==> flow/design.v <==
module	DFF(
	clk,
	rstn,
	D,
	Q
);
parameter	datawidth=14;
input	wire	clk;
input	wire	rstn;
input	wire[datawidth-1:0]	D;
output	reg[datawidth-1:0]	Q;
always@(posedge clk or negedge rstn)
begin
	if(~rstn)	Q<='d0;
	else	Q<=D;
end
endmodule
module posedge_detection (
   input  clk,
   input  rstn,
   input  in,
   output out
);
reg r_data_in0;
reg r_data_in1;
assign out = ~r_data_in0 & r_data_in1;
always@(posedge clk or negedge rstn)
begin
	if (!rstn)
	begin
		r_data_in0 <= 0;
		r_data_in1 <= 0;
	end
	else
	begin
		r_data_in0 <= r_data_in1;
		r_data_in1 <= in;
	end
end
endmodule
module shift_9 #(parameter data_width = 14)(
    input [data_width-1:0] din,
	input rstn,clk,
	output wire [data_width-1:0] dout
	);
	reg [data_width-1:0] t0,t1,t2,t3,t4,t5,t6;
	reg [data_width-1:0] t7,t8;
	always@(posedge clk or negedge rstn)
	begin
	  if(~rstn) begin
	    t0 <= 0; t1 <= 0; t2 <= 0; t3 <= 0; t4 <= 0;
	    t5 <= 0; t6 <= 0; t7 <= 0; t8 <= 0;end
	  else begin
	    t0 <= din;
	    t1 <= t0; t2 <= t1; t3 <= t2; t4 <= t3;
	    t5 <= t4; t6 <= t5; t7 <= t6; t8 <= t7;
	  end
	end
	assign dout = t8;
endmodule
module mod_add(
	in1,
	in2,
	_p,
	out
);
input	wire	[14-1:0]	in1;
input	wire	[14-1:0]	in2;
input	wire	[14-1:0]	_p;
output	wire	[14-1:0]	out;
wire	[14:0]	s1;
assign 	s1={1'b0,in1}+{1'b0,in2};
wire	[14:0]	s2;
assign	s2=s1+{1'b0,_p};
assign	out=s2[14]?s2[0+:14]:s1[0+:14];
endmodule
module mod_sub(
	in1,
	in2,
	p,
	out
);
input	wire	[14-1:0]	in1;
input	wire	[14-1:0]	in2;
input	wire	[14-1:0]	p;
output	wire	[14-1:0]	out;
wire	[14:0]	s1;
assign	s1={1'b0,in1}-{1'b0,in2};
wire	[14:0]	s2;
assign	s2={1'b0,p}+s1;
assign	out=s1[14]?s2[0+:14]:s1[0+:14];
endmodule
module old_km(
	input	clk,
	input	rstn,
	input	[14-1:0]in1,
	input	[14-1:0]in2,
	output	[14-1:0]out_L,
	output	[14-1:0]out_H
);
wire	[14/2-1:0]	in1_H;
wire	[14/2-1:0]	in1_L;
assign	in1_H = in1[14/2+:14/2];
assign	in1_L = in1[0+:14/2];
wire	[14/2-1:0]	in2_H;
wire	[14/2-1:0]	in2_L;
assign	in2_H = in2[14/2+:14/2];
assign	in2_L = in2[0+:14/2];
wire	[14-1:0]	p0_D;	 
wire	[14-1:0]	p1_D;	 
wire	[14-1:0]	p0_Q;	 
wire	[14-1:0]	p1_Q;	 
assign	p0_D=in1_L*in2_L;
assign	p1_D=in1_H*in2_H;
DFF #(.datawidth(14)) dff_p0(.clk(clk), .rstn(rstn), .D(p0_D), .Q(p0_Q));
DFF #(.datawidth(14)) dff_p1(.clk(clk), .rstn(rstn), .D(p1_D), .Q(p1_Q));
wire	[2*14-1:0]	p01_D;	 
wire	[2*14-1:0]	p01_Q;	 
assign	p01_D=(in1_L+in1_H)*(in2_L+in2_H);
DFF #(.datawidth(2*14)) dff_p01(.clk(clk), .rstn(rstn), .D(p01_D), .Q(p01_Q));
wire	[2*14-1:0]	s1_D;	 
wire	[2*14-1:0]	s2_D;	 
wire	[2*14-1:0]	s1_Q;	 
wire	[2*14-1:0]	s2_Q;	 
wire	[2*14-1:0]	out;
assign	s1_D={p1_Q,p0_Q};
assign	s2_D=(p01_Q+(~p1_Q+1'b1)+(~p0_Q+1'b1))<<(14/2);
DFF #(.datawidth(2*14)) dff_s1(.clk(clk), .rstn(rstn), .D(s1_D), .Q(s1_Q));
DFF #(.datawidth(2*14)) dff_s2(.clk(clk), .rstn(rstn), .D(s2_D), .Q(s2_Q));
assign	out=s1_Q+s2_Q;
assign	out_L=out[0+:14];
assign	out_H=out[14+:14];
endmodule
module km_mm(
	input	clk,
	input	rstn,
	input	[14-1:0]in1,
	input	[14-1:0]in2,
	input	[14-1:0]mu,
	input	[14-1:0]p,
	input	[14-1:0]_p,
	output	[14-1:0]out
);
wire	[14-1:0]	mu_Q;
wire	[14-1:0]	mu_QQ;
DFF #(.datawidth(14)) dff_mu1(.clk(clk), .rstn(rstn), .D(mu), .Q(mu_Q));
DFF #(.datawidth(14)) dff_mu2(.clk(clk), .rstn(rstn), .D(mu_Q), .Q(mu_QQ));
wire	[14-1:0]	p_Q;
wire	[14-1:0]	p_QQ;
wire	[14-1:0]	p_QQQ;
wire	[14-1:0]	p_QQQQ;
DFF #(.datawidth(14)) dff_p1(.clk(clk), .rstn(rstn), .D(p), .Q(p_Q));
DFF #(.datawidth(14)) dff_p2(.clk(clk), .rstn(rstn), .D(p_Q), .Q(p_QQ));
DFF #(.datawidth(14)) dff_p3(.clk(clk), .rstn(rstn), .D(p_QQ), .Q(p_QQQ));
DFF #(.datawidth(14)) dff_p4(.clk(clk), .rstn(rstn), .D(p_QQQ), .Q(p_QQQQ));
wire	[14-1:0]	_p_Q;
wire	[14-1:0]	_p_QQ;
wire	[14-1:0]	_p_QQQ;
wire	[14-1:0]	_p_QQQQ;
wire	[14-1:0]	_p_QQQQQ;
wire	[14-1:0]	_p_QQQQQQ;
DFF #(.datawidth(14)) dff__p1(.clk(clk), .rstn(rstn), .D(_p), .Q(_p_Q));
DFF #(.datawidth(14)) dff__p2(.clk(clk), .rstn(rstn), .D(_p_Q), .Q(_p_QQ));
DFF #(.datawidth(14)) dff__p3(.clk(clk), .rstn(rstn), .D(_p_QQ), .Q(_p_QQQ));
DFF #(.datawidth(14)) dff__p4(.clk(clk), .rstn(rstn), .D(_p_QQQ), .Q(_p_QQQQ));
DFF #(.datawidth(14)) dff__p5(.clk(clk), .rstn(rstn), .D(_p_QQQQ), .Q(_p_QQQQQ));
DFF #(.datawidth(14)) dff__p6(.clk(clk), .rstn(rstn), .D(_p_QQQQQ), .Q(_p_QQQQQQ));
wire	[14-1:0]	T_L;
wire	[14-1:0]	T_H_D;
wire	[14-1:0]	T_H_Q;
wire	[14-1:0]	T_H_QQ;
wire	[14-1:0]	T_H_QQQ;
wire	[14-1:0]	T_H_QQQQ;
DFF #(.datawidth(14)) dff_T_H1(.clk(clk), .rstn(rstn), .D(T_H_D), .Q(T_H_Q));
DFF #(.datawidth(14)) dff_T_H2(.clk(clk), .rstn(rstn), .D(T_H_Q), .Q(T_H_QQ));
DFF #(.datawidth(14)) dff_T_H3(.clk(clk), .rstn(rstn), .D(T_H_QQ), .Q(T_H_QQQ));
DFF #(.datawidth(14)) dff_T_H4(.clk(clk), .rstn(rstn), .D(T_H_QQQ), .Q(T_H_QQQQ));
wire	[14-1:0]	c;
wire	[14-1:0]	tmp;
wire	carry_D;
wire	carry_Q;
wire	carry_QQ;
wire	carry_QQQ;
wire	carry_QQQQ;
assign	carry_D=(|T_L);
DFF #(.datawidth(14)) dff_carry1(.clk(clk), .rstn(rstn), .D(carry_D), .Q(carry_Q));
DFF #(.datawidth(14)) dff_carry2(.clk(clk), .rstn(rstn), .D(carry_Q), .Q(carry_QQ));
DFF #(.datawidth(14)) dff_carry3(.clk(clk), .rstn(rstn), .D(carry_QQ), .Q(carry_QQQ));DFF #(.datawidth(14)) dff_carry4(.clk(clk), .rstn(rstn), .D(carry_QQQ), .Q(carry_QQQQ));
old_km old_km1(
	.clk(clk),
	.rstn(rstn),
	.in1(in1),
	.in2(in2),
	.out_L(T_L),
	.out_H(T_H_D)
);
old_km old_km2(
	.clk(clk),
	.rstn(rstn),
	.in1(T_L),
	.in2(mu_QQ),
	.out_L(c),
	.out_H()
);
old_km old_km3(
	.clk(clk),
	.rstn(rstn),
	.in1(c),
	.in2(p_QQQQ),
	.out_L(),
	.out_H(tmp)
);
mod_add ma(
	.in1(T_H_QQQQ+carry_QQQQ),
	.in2(tmp),
	._p(_p_QQQQQQ),
	.out(out)
);
endmodule
module bfu_v1(	
    input	clk,
	input	rstn,
	input	[14-1:0]in1,
	input	[14-1:0]in2,
	input	[14-1:0]gamma,	 
	input	op,
	input	[14-1:0]p,
	input	[14-1:0]_p,
	input	[14-1:0]mu,		 
	output	[14-1:0]out1,
	output	[14-1:0]out2
);
wire    [14-1:0]mux_mm1_in1_D;
wire    [14-1:0]mux_mm1_in1_Q;
wire    [14-1:0]mm1_out_D;
wire    [14-1:0]mm1_out_Q;
wire    [14-1:0]ms1_out;
assign  mux_mm1_in1_D = op?ms1_out:in2;
DFF #(.datawidth(14)) dff_muxmm1in1_1(.clk(clk), .rstn(rstn), .D(mux_mm1_in1_D), .Q(mux_mm1_in1_Q));
wire    [14-1:0]gamma_Q;
DFF #(.datawidth(14)) dff_gamma_1(.clk(clk), .rstn(rstn), .D(gamma), .Q(gamma_Q));
km_mm	mm1(.clk(clk), .rstn(rstn), .in1(mux_mm1_in1_Q), .in2(gamma_Q), .mu(mu), .p(p), ._p(_p), .out(mm1_out_D));
DFF #(.datawidth(14)) dff_mm1out_1(.clk(clk), .rstn(rstn), .D(mm1_out_D), .Q(mm1_out_Q));
wire    [14-1:0]in1_Q;
wire    [14-1:0]in1_QQ;
wire    [14-1:0]in1_QQQ;
wire    [14-1:0]in1_QQQQ;
wire    [14-1:0]in1_QQQQQ;
wire    [14-1:0]in1_QQQQQQ;
wire    [14-1:0]in1_QQQQQQQ;
wire    [14-1:0]in1_QQQQQQQQ;
DFF #(.datawidth(14)) dff_in1_1(.clk(clk), .rstn(rstn), .D(in1),            .Q(in1_Q));
DFF #(.datawidth(14)) dff_in1_2(.clk(clk), .rstn(rstn), .D(in1_Q),          .Q(in1_QQ));
DFF #(.datawidth(14)) dff_in1_3(.clk(clk), .rstn(rstn), .D(in1_QQ),         .Q(in1_QQQ));
DFF #(.datawidth(14)) dff_in1_4(.clk(clk), .rstn(rstn), .D(in1_QQQ),        .Q(in1_QQQQ));
DFF #(.datawidth(14)) dff_in1_5(.clk(clk), .rstn(rstn), .D(in1_QQQQ),       .Q(in1_QQQQQ));
DFF #(.datawidth(14)) dff_in1_6(.clk(clk), .rstn(rstn), .D(in1_QQQQQ),      .Q(in1_QQQQQQ));
DFF #(.datawidth(14)) dff_in1_7(.clk(clk), .rstn(rstn), .D(in1_QQQQQQ),     .Q(in1_QQQQQQQ));
DFF #(.datawidth(14)) dff_in1_8(.clk(clk), .rstn(rstn), .D(in1_QQQQQQQ),    .Q(in1_QQQQQQQQ));
wire    [14-1:0]in2_Q;
wire    [14-1:0]in2_QQ;
wire    [14-1:0]in2_QQQ;
wire    [14-1:0]in2_QQQQ;
wire    [14-1:0]in2_QQQQQ;
wire    [14-1:0]in2_QQQQQQ;
wire    [14-1:0]in2_QQQQQQQ;
wire    [14-1:0]in2_QQQQQQQQ;
DFF #(.datawidth(14)) dff_in2_1(.clk(clk), .rstn(rstn), .D(in2),            .Q(in2_Q));
DFF #(.datawidth(14)) dff_in2_2(.clk(clk), .rstn(rstn), .D(in2_Q),          .Q(in2_QQ));
DFF #(.datawidth(14)) dff_in2_3(.clk(clk), .rstn(rstn), .D(in2_QQ),         .Q(in2_QQQ));
DFF #(.datawidth(14)) dff_in2_4(.clk(clk), .rstn(rstn), .D(in2_QQQ),        .Q(in2_QQQQ));
DFF #(.datawidth(14)) dff_in2_5(.clk(clk), .rstn(rstn), .D(in2_QQQQ),       .Q(in2_QQQQQ));
DFF #(.datawidth(14)) dff_in2_6(.clk(clk), .rstn(rstn), .D(in2_QQQQQ),      .Q(in2_QQQQQQ));
DFF #(.datawidth(14)) dff_in2_7(.clk(clk), .rstn(rstn), .D(in2_QQQQQQ),     .Q(in2_QQQQQQQ));
DFF #(.datawidth(14)) dff_in2_8(.clk(clk), .rstn(rstn), .D(in2_QQQQQQQ),    .Q(in2_QQQQQQQQ));
wire    [14-1:0]mux_ma1_in2;
wire    [14-1:0]ma1_out;
assign  mux_ma1_in2 = op?in2_QQQQQQQQ:mm1_out_Q;
mod_add ma1(.in1(in1_QQQQQQQQ), .in2(mux_ma1_in2), ._p(_p), .out(ma1_out));
wire    [14-1:0]mux_ms1_in1;
wire    [14-1:0]mux_ms1_in2;
assign  mux_ms1_in1 = op?in2:in1_QQQQQQQQ;
assign  mux_ms1_in2 = op?in1:mm1_out_Q;
mod_sub ms1(.in1(mux_ms1_in1), .in2(mux_ms1_in2), .p(p), .out(ms1_out));
assign  out1 = ma1_out;
assign  out2 = op?mm1_out_Q:ms1_out;
endmodule
module ntt_bfu
(
    input                   clk,
    input                   rstn,
    input  [14-1:0] in1,
    input  [14-1:0] in2,
    input  [14-1:0] gamma,
    input                   op,
    output [14-1:0] out1,
    output [14-1:0] out2
);
bfu_v1 bfu1(.clk(clk), .rstn(rstn), .in1(in1), .in2(in2),
            .gamma(gamma), .op(op), .p('d12289), ._p('d1073729535), .mu('d922759167),
            .out1(out1), .out2(out2));
endmodule
Step by step through the tools: ntt_bfu
What the tools print for ntt_bfu, step after step. Line numbers count from 1 in the design file above. Library cell names are shortened. The mark -- stands for no value.

Top module: ntt_bfu. Clock input: clk. Library: sky130hd. Timing corner: tt_025C_1v80.

Elaborated design
Counts by Yosys on the flattened word-level netlist (proc, flatten, opt, wreduce; memories kept). Register bits leave out memories and registers merged into their read ports (data or address); mux counts leave out enables and synchronous resets folded into registers. Print and check cells are left out.

Bits in registers: 567. The entry for output and inout port bits reads 28. The figure for word-level cells is 106.

The figure for $add $sub $neg is 28. For $mul the number is 9. Muxes and demuxes: 8. The entry for bitwise logic cells reads 6. For reduce/logical cells the number is 1.

Operators with widths (number): multiplier 7 x 7 -> 14 bit (3); multiplier 8 x 8 -> 16 bit (2); 2-to-1 mux 14 bit (8); adder 21 x 1 -> 21 bit with constant B (4); adder 21 bit (4); multiplier 8 x 8 -> 7 bit (1); NOT 14 -> 21 bit (3); adder 28 bit (2); multiplier 7 x 7 -> 7 bit (1); adder 7 x 7 -> 8 bit (5); adder 14 x 14 -> 15 bit (2); NOT 8 -> 21 bit (1); multiplier 7 x 2 -> 9 bit (1); subtractor 14 x 14 -> 15 bit (1); adder 15 x 12 -> 15 bit (1); adder 15 x 12 -> 15 bit with constant B (1); adder 14 x 1 -> 14 bit (1); adder 14 bit (1); adder 14 bit with constant A (1); OR reduction 14 bit (1); adder 7 x 1 -> 7 bit with constant B (2); adder 7 bit (2); NOT 7 bit (2); adder 1 x 7 -> 8 bit (1); multiplier 7 x 1 -> 8 bit (1).

Longest topological paths
Depth = most cells in a row (Yosys ltp): at word level without a register or memory, in the mapped netlist without a sequential cell, where the memories' decode and read muxes count.

The entry for depth after elaboration reads 5. ABC_AREA: 0. Under mapped depth stands 27. For depth with buffers taken out the number is 27.

Synthesis result
The flow's flattened synthesis, as Yosys stat reports it; memories are mapped. The netlist is that of the ABC_AREA named above (0 if unset); the other value can give another one.

Cell types: dfrtp_1 (number 528, total area 1.32E+04 µm²); ha_1 (number 381, total area 4.77E+03 µm²); fa_1 (number 148, total area 2.96E+03 µm²); xnor2_1 (number 163, total area 1.43E+03 µm²); inv_1 (number 349, total area 1.31E+03 µm²); a21oi_1 (number 133, total area 665.638 µm²); nor2_1 (number 172, total area 645.619 µm²); xor2_1 (number 65, total area 569.296 µm²); nand2_1 (number 141, total area 529.258 µm²); and2_1 (number 72, total area 450.432 µm²); mux2_2 (number 33, total area 371.606 µm²); a21o_1 (number 48, total area 360.346 µm²); o21bai_1 (number 42, total area 315.302 µm²); o21ai_0 (number 58, total area 290.278 µm²); mux2i_1 (number 24, total area 240.23 µm²); o21a_1 (number 27, total area 202.694 µm²); nor3_1 (number 40, total area 200.192 µm²); nor2b_1 (number 21, total area 131.376 µm²).

Not listed: further types 48, cells in them 236.

The figure for cell count is 2681. Synthesis area: 30344.1 µm². Flip-flops: 528. Under buffer cells stands 25.

The figures by module come from a second, unflattened synthesis with its own total; it is not the netlist above.

The entry for cell total of the unflattened synthesis reads 4624. The entry for area (unflattened synthesis) reads 52386.5 µm².

Each row is one instance without its submodules.

By module: old_km (instances 3, cells 1017, area 8119.0 µm², sequential area 0.0 µm²); DFF #(datawidth=14) (instances 45, cells 14, area 350.3 µm², sequential area 350.3 µm²); DFF #(datawidth=28) (instances 9, cells 28, area 700.7 µm², sequential area 700.7 µm²); mod_add (instances 2, cells 186, area 1506.4 µm², sequential area 0.0 µm²); mod_sub (instances 1, cells 195, area 1443.9 µm², sequential area 0.0 µm²); bfu_v1 (instances 1, cells 78, area 1202.4 µm², sequential area 0.0 µm²); km_mm (instances 1, cells 44, area 291.5 µm², sequential area 0.0 µm²); ntt_bfu (instances 1, cells 2, area 7.5 µm², sequential area 0.0 µm²).

Path before layout
Source: OpenSTA report_checks on the synthesized netlist (no wires, ideal clock, input and output delay 20% of the period each), path of least setup slack; recovery checks are left aside. Register names are those of the netlist, which keeps one name where synthesis merged equal registers.

Kind: input port to output port. From: input op. To: output out1[10]. The figure for period is 6500 ps. Input delay: 1300 ps. Launch time at the first pin: 1300 ps. The figure for arrival is 4969 ps. The figure for data required time is 5200 ps. For slack the number is 231 ps. The figure for path delay is 3669 ps. Under stages on the path stands 15. Synthesis period reached: 6269 ps.

"path delay" is the arrival time less input delay plus setup time. At an output port there is no setup time. "stages on the path" counts driving pins, that of a launching flip-flop among them; a cell with two outputs on the path counts twice. "synthesis period reached" = period - worst setup slack (recovery checks aside). The figure is calculated, with input and output delays left at 20% of the set period. Between the ends stands the longest chain of elaborated cells between them, by number of cells; it is not shown to be the way that was timed. Of several equally long chains one is given. A line is the first line of the expression or statement that the cell stems from. Yosys adds cells for indexed reads and writes and turns some case tables into memories.

Cell sequence: clkbuf_1 -> clkbuf_1 -> nand2b_1 -> nand2_1 -> ha_1 -> fa_1 -> a211oi_1 -> o21ai_1 -> a221o_1 -> a21o_1 -> xor2_1 -> o311ai_2 -> xor2_2 -> or4_1 -> xor2_1. The entry for cells in the longest elaborated chain reads 4. Under elaborated cells between the ends (all ways) stands 4. Those cells by class: add/sub (2); mux (2).

Ends and longest elaborated chain, post-synthesis: start, declared (line 295) `input                   op,`; 2-to-1 mux 14 bit (line 278) `assign  mux_ma1_in2 = op?in2_QQQQQQQQ:mm1_out_Q;`; adder 14 x 14 -> 15 bit (line 72) `assign s1={1'b0,in1}+{1'b0,in2};`; adder 15 x 12 -> 15 bit (line 74) `assign s2=s1+{1'b0,_p};`; 2-to-1 mux 14 bit (line 75) `assign out=s2[14]?s2[0+:14]:s1[0+:14];`; end, declared (line 296) `output [14-1:0] out1,`.

Path in the finished layout
From the final timing report of record 1: the path of least setup slack in the routed layout; clock arrival at registers is part of the times. The report prints the path's times to 10 ps; the period is as set.

Kind: flip-flop to flip-flop. From: register bfu1.dff_gamma_1.Q[7]. To: register bfu1.mm1.old_km1.dff_p01.Q[15]. The figure for period is 4990 ps. Library setup time: 100 ps. Launch time at the first pin: 590 ps. The figure for arrival is 6490 ps. The figure for data required time is 5490 ps. For slack the number is -1000 ps. Under stages on the path stands 27.

Between the ends stands the longest chain of elaborated cells between them, by number of cells; it is not shown to be the way that was timed. Of several equally long chains one is given.

Cell sequence: dfrtp_2 -> ha_4 -> inv_2 -> fa_2 -> inv_2 -> a21oi_2 -> o21bai_1 -> a21oi_1 -> nor2_1 -> nor2_2 -> xor2_2 -> or2_4 -> fa_1 -> fa_1 -> inv_2 -> fa_1 -> inv_1 -> fa_1 -> inv_2 -> ha_4 -> a21boi_4 -> o21ai_2 -> nand2b_1 -> a21o_1 -> a41o_1 -> o41a_1 -> xnor2_2. The entry for cells in the longest elaborated chain reads 2. Under elaborated cells between the ends (all ways) stands 2. Those cells by class: add/sub (1); mul (1).

Ends and longest elaborated chain, after layout: start, declared (line 11) `output reg[datawidth-1:0] Q;`; start, assigned (line 14) `if(~rstn) Q<='d0;`; start, assigned (line 15) `else Q<=D;`; adder 7 x 7 -> 8 bit (line 119) `assign p01_D=(in1_L+in1_H)*(in2_L+in2_H);`; multiplier 8 x 8 -> 16 bit (line 119); end, assigned (line 14); end, assigned (line 15); end, declared (line 11).

==> results <==
Settings and measured results of 2 stored flow runs for module ntt_bfu (sky130hd), not sorted in any way. The constraints put input and output delay at 20% of the set period each and load the outputs with 0.01 pF. "reached clock period" means the clock period less the worst setup slack. The figure is calculated, with input and output delays left at 20% of the set period. "worst path time" means the part of the period allowed to the worst setup path (the constraints hold back 20% at inputs and 20% at outputs) less its slack; where the path has registers, the arrival times of their clocks count too. "worst path time" is known to 10 ps.

Files of record 1:
==> flow/run.sh <==
#!/bin/bash
# the make line also repeats the synthesis and layout settings of config.mk as NAME=value (left out here)
make -C /OpenROAD-flow-scripts/flow DESIGN_CONFIG=/design/flow/config.mk WORK_HOME=/design/flow/orfs CLKGATE_MAP_FILE= finish
==> flow/config.mk <==
export PLATFORM = sky130hd
export DESIGN_NAME = ntt_bfu
export DESIGN_NICKNAME = ntt_bfu
export VERILOG_FILES = /design/flow/design.v
export SDC_FILE = /design/flow/constraint.sdc
export NUM_CORES = 4
export LEC_CHECK = 0
export CAP_MARGIN = 40
export CELL_PAD_IN_SITES_DETAIL_PLACEMENT = 1
export CORE_MARGIN = 2
export CORE_UTILIZATION = 44
export CTS_CLUSTER_DIAMETER = 48
export GPL_TIMING_DRIVEN = 0
export HOLD_SLACK_MARGIN = -0.05
export MAX_ROUTING_LAYER = met4
export PLACE_DENSITY_LB_ADDON = 0.1
export SLEW_MARGIN = 20
export TNS_END_PERCENT = 40
==> flow/constraint.sdc <==
create_clock -name core_clock -period 4.99 [get_ports {clk}]
set_input_delay 0.9980 -clock core_clock [delete_from_list [all_inputs] [get_ports {clk}]]
set_output_delay 0.9980 -clock core_clock [all_outputs]
set_load 0.01 [all_outputs]

Results of record 1. The measured netlist area reported by Yosys is 30,344.1 µm². The area inside the die boundary stands at 71,080.9 µm². For the standard-cell area after layout the run shows 37,412.1 µm². The measured utilization is 54.6%. The worst slack on setup checks is -1,004 ps. The post-route setup TNS is -14,881 ps. The measured final worst hold slack is 333 ps. The reached clock period stands at 5,994 ps. The worst path time is 5,990 ps. Worst path kind: flip-flop to flip-flop.

Files of record 2:
==> flow/run.sh <==
#!/bin/bash
# the make line also repeats the synthesis and layout settings of config.mk as NAME=value (left out here)
make -C /OpenROAD-flow-scripts/flow DESIGN_CONFIG=/design/flow/config.mk WORK_HOME=/design/flow/orfs CLKGATE_MAP_FILE= finish
==> flow/config.mk <==
export PLATFORM = sky130hd
export DESIGN_NAME = ntt_bfu
export DESIGN_NICKNAME = ntt_bfu
export VERILOG_FILES = /design/flow/design.v
export SDC_FILE = /design/flow/constraint.sdc
export NUM_CORES = 4
export LEC_CHECK = 0
export ABC_AREA = 1
export CAP_MARGIN = 10
export CELL_PAD_IN_SITES_DETAIL_PLACEMENT = 1
export CELL_PAD_IN_SITES_GLOBAL_PLACEMENT = 3
export CORE_MARGIN = 2
export CORE_UTILIZATION = 27
export CTS_CLUSTER_DIAMETER = 195
export CTS_CLUSTER_SIZE = 90
export GPL_TIMING_DRIVEN = 0
export HOLD_SLACK_MARGIN = -0.05
export MAX_ROUTING_LAYER = met4
export MIN_ROUTING_LAYER = met2
export PLACE_DENSITY_LB_ADDON = 0.1
export SETUP_SLACK_MARGIN = 0.23
export SLEW_MARGIN = 0
export TNS_END_PERCENT = 60
==> flow/constraint.sdc <==
create_clock -name core_clock -period 5.93 [get_ports {clk}]
set_input_delay 1.1860 -clock core_clock [delete_from_list [all_inputs] [get_ports {clk}]]
set_output_delay 1.1860 -clock core_clock [all_outputs]
set_load 0.01 [all_outputs]

Results of record 2. The measured netlist area reported by Yosys is 31,386.4 µm². The area inside the die boundary stands at 118,991.0 µm². For the standard-cell area after layout the run shows 35,841.9 µm². The measured utilization is 31.0%. The worst slack on setup checks is 273 ps. The post-route setup TNS is 0 ps. The measured final worst hold slack is 269 ps. The reached clock period stands at 5,657 ps. The worst path time is 3,280 ps. Worst path kind: input port to output port.
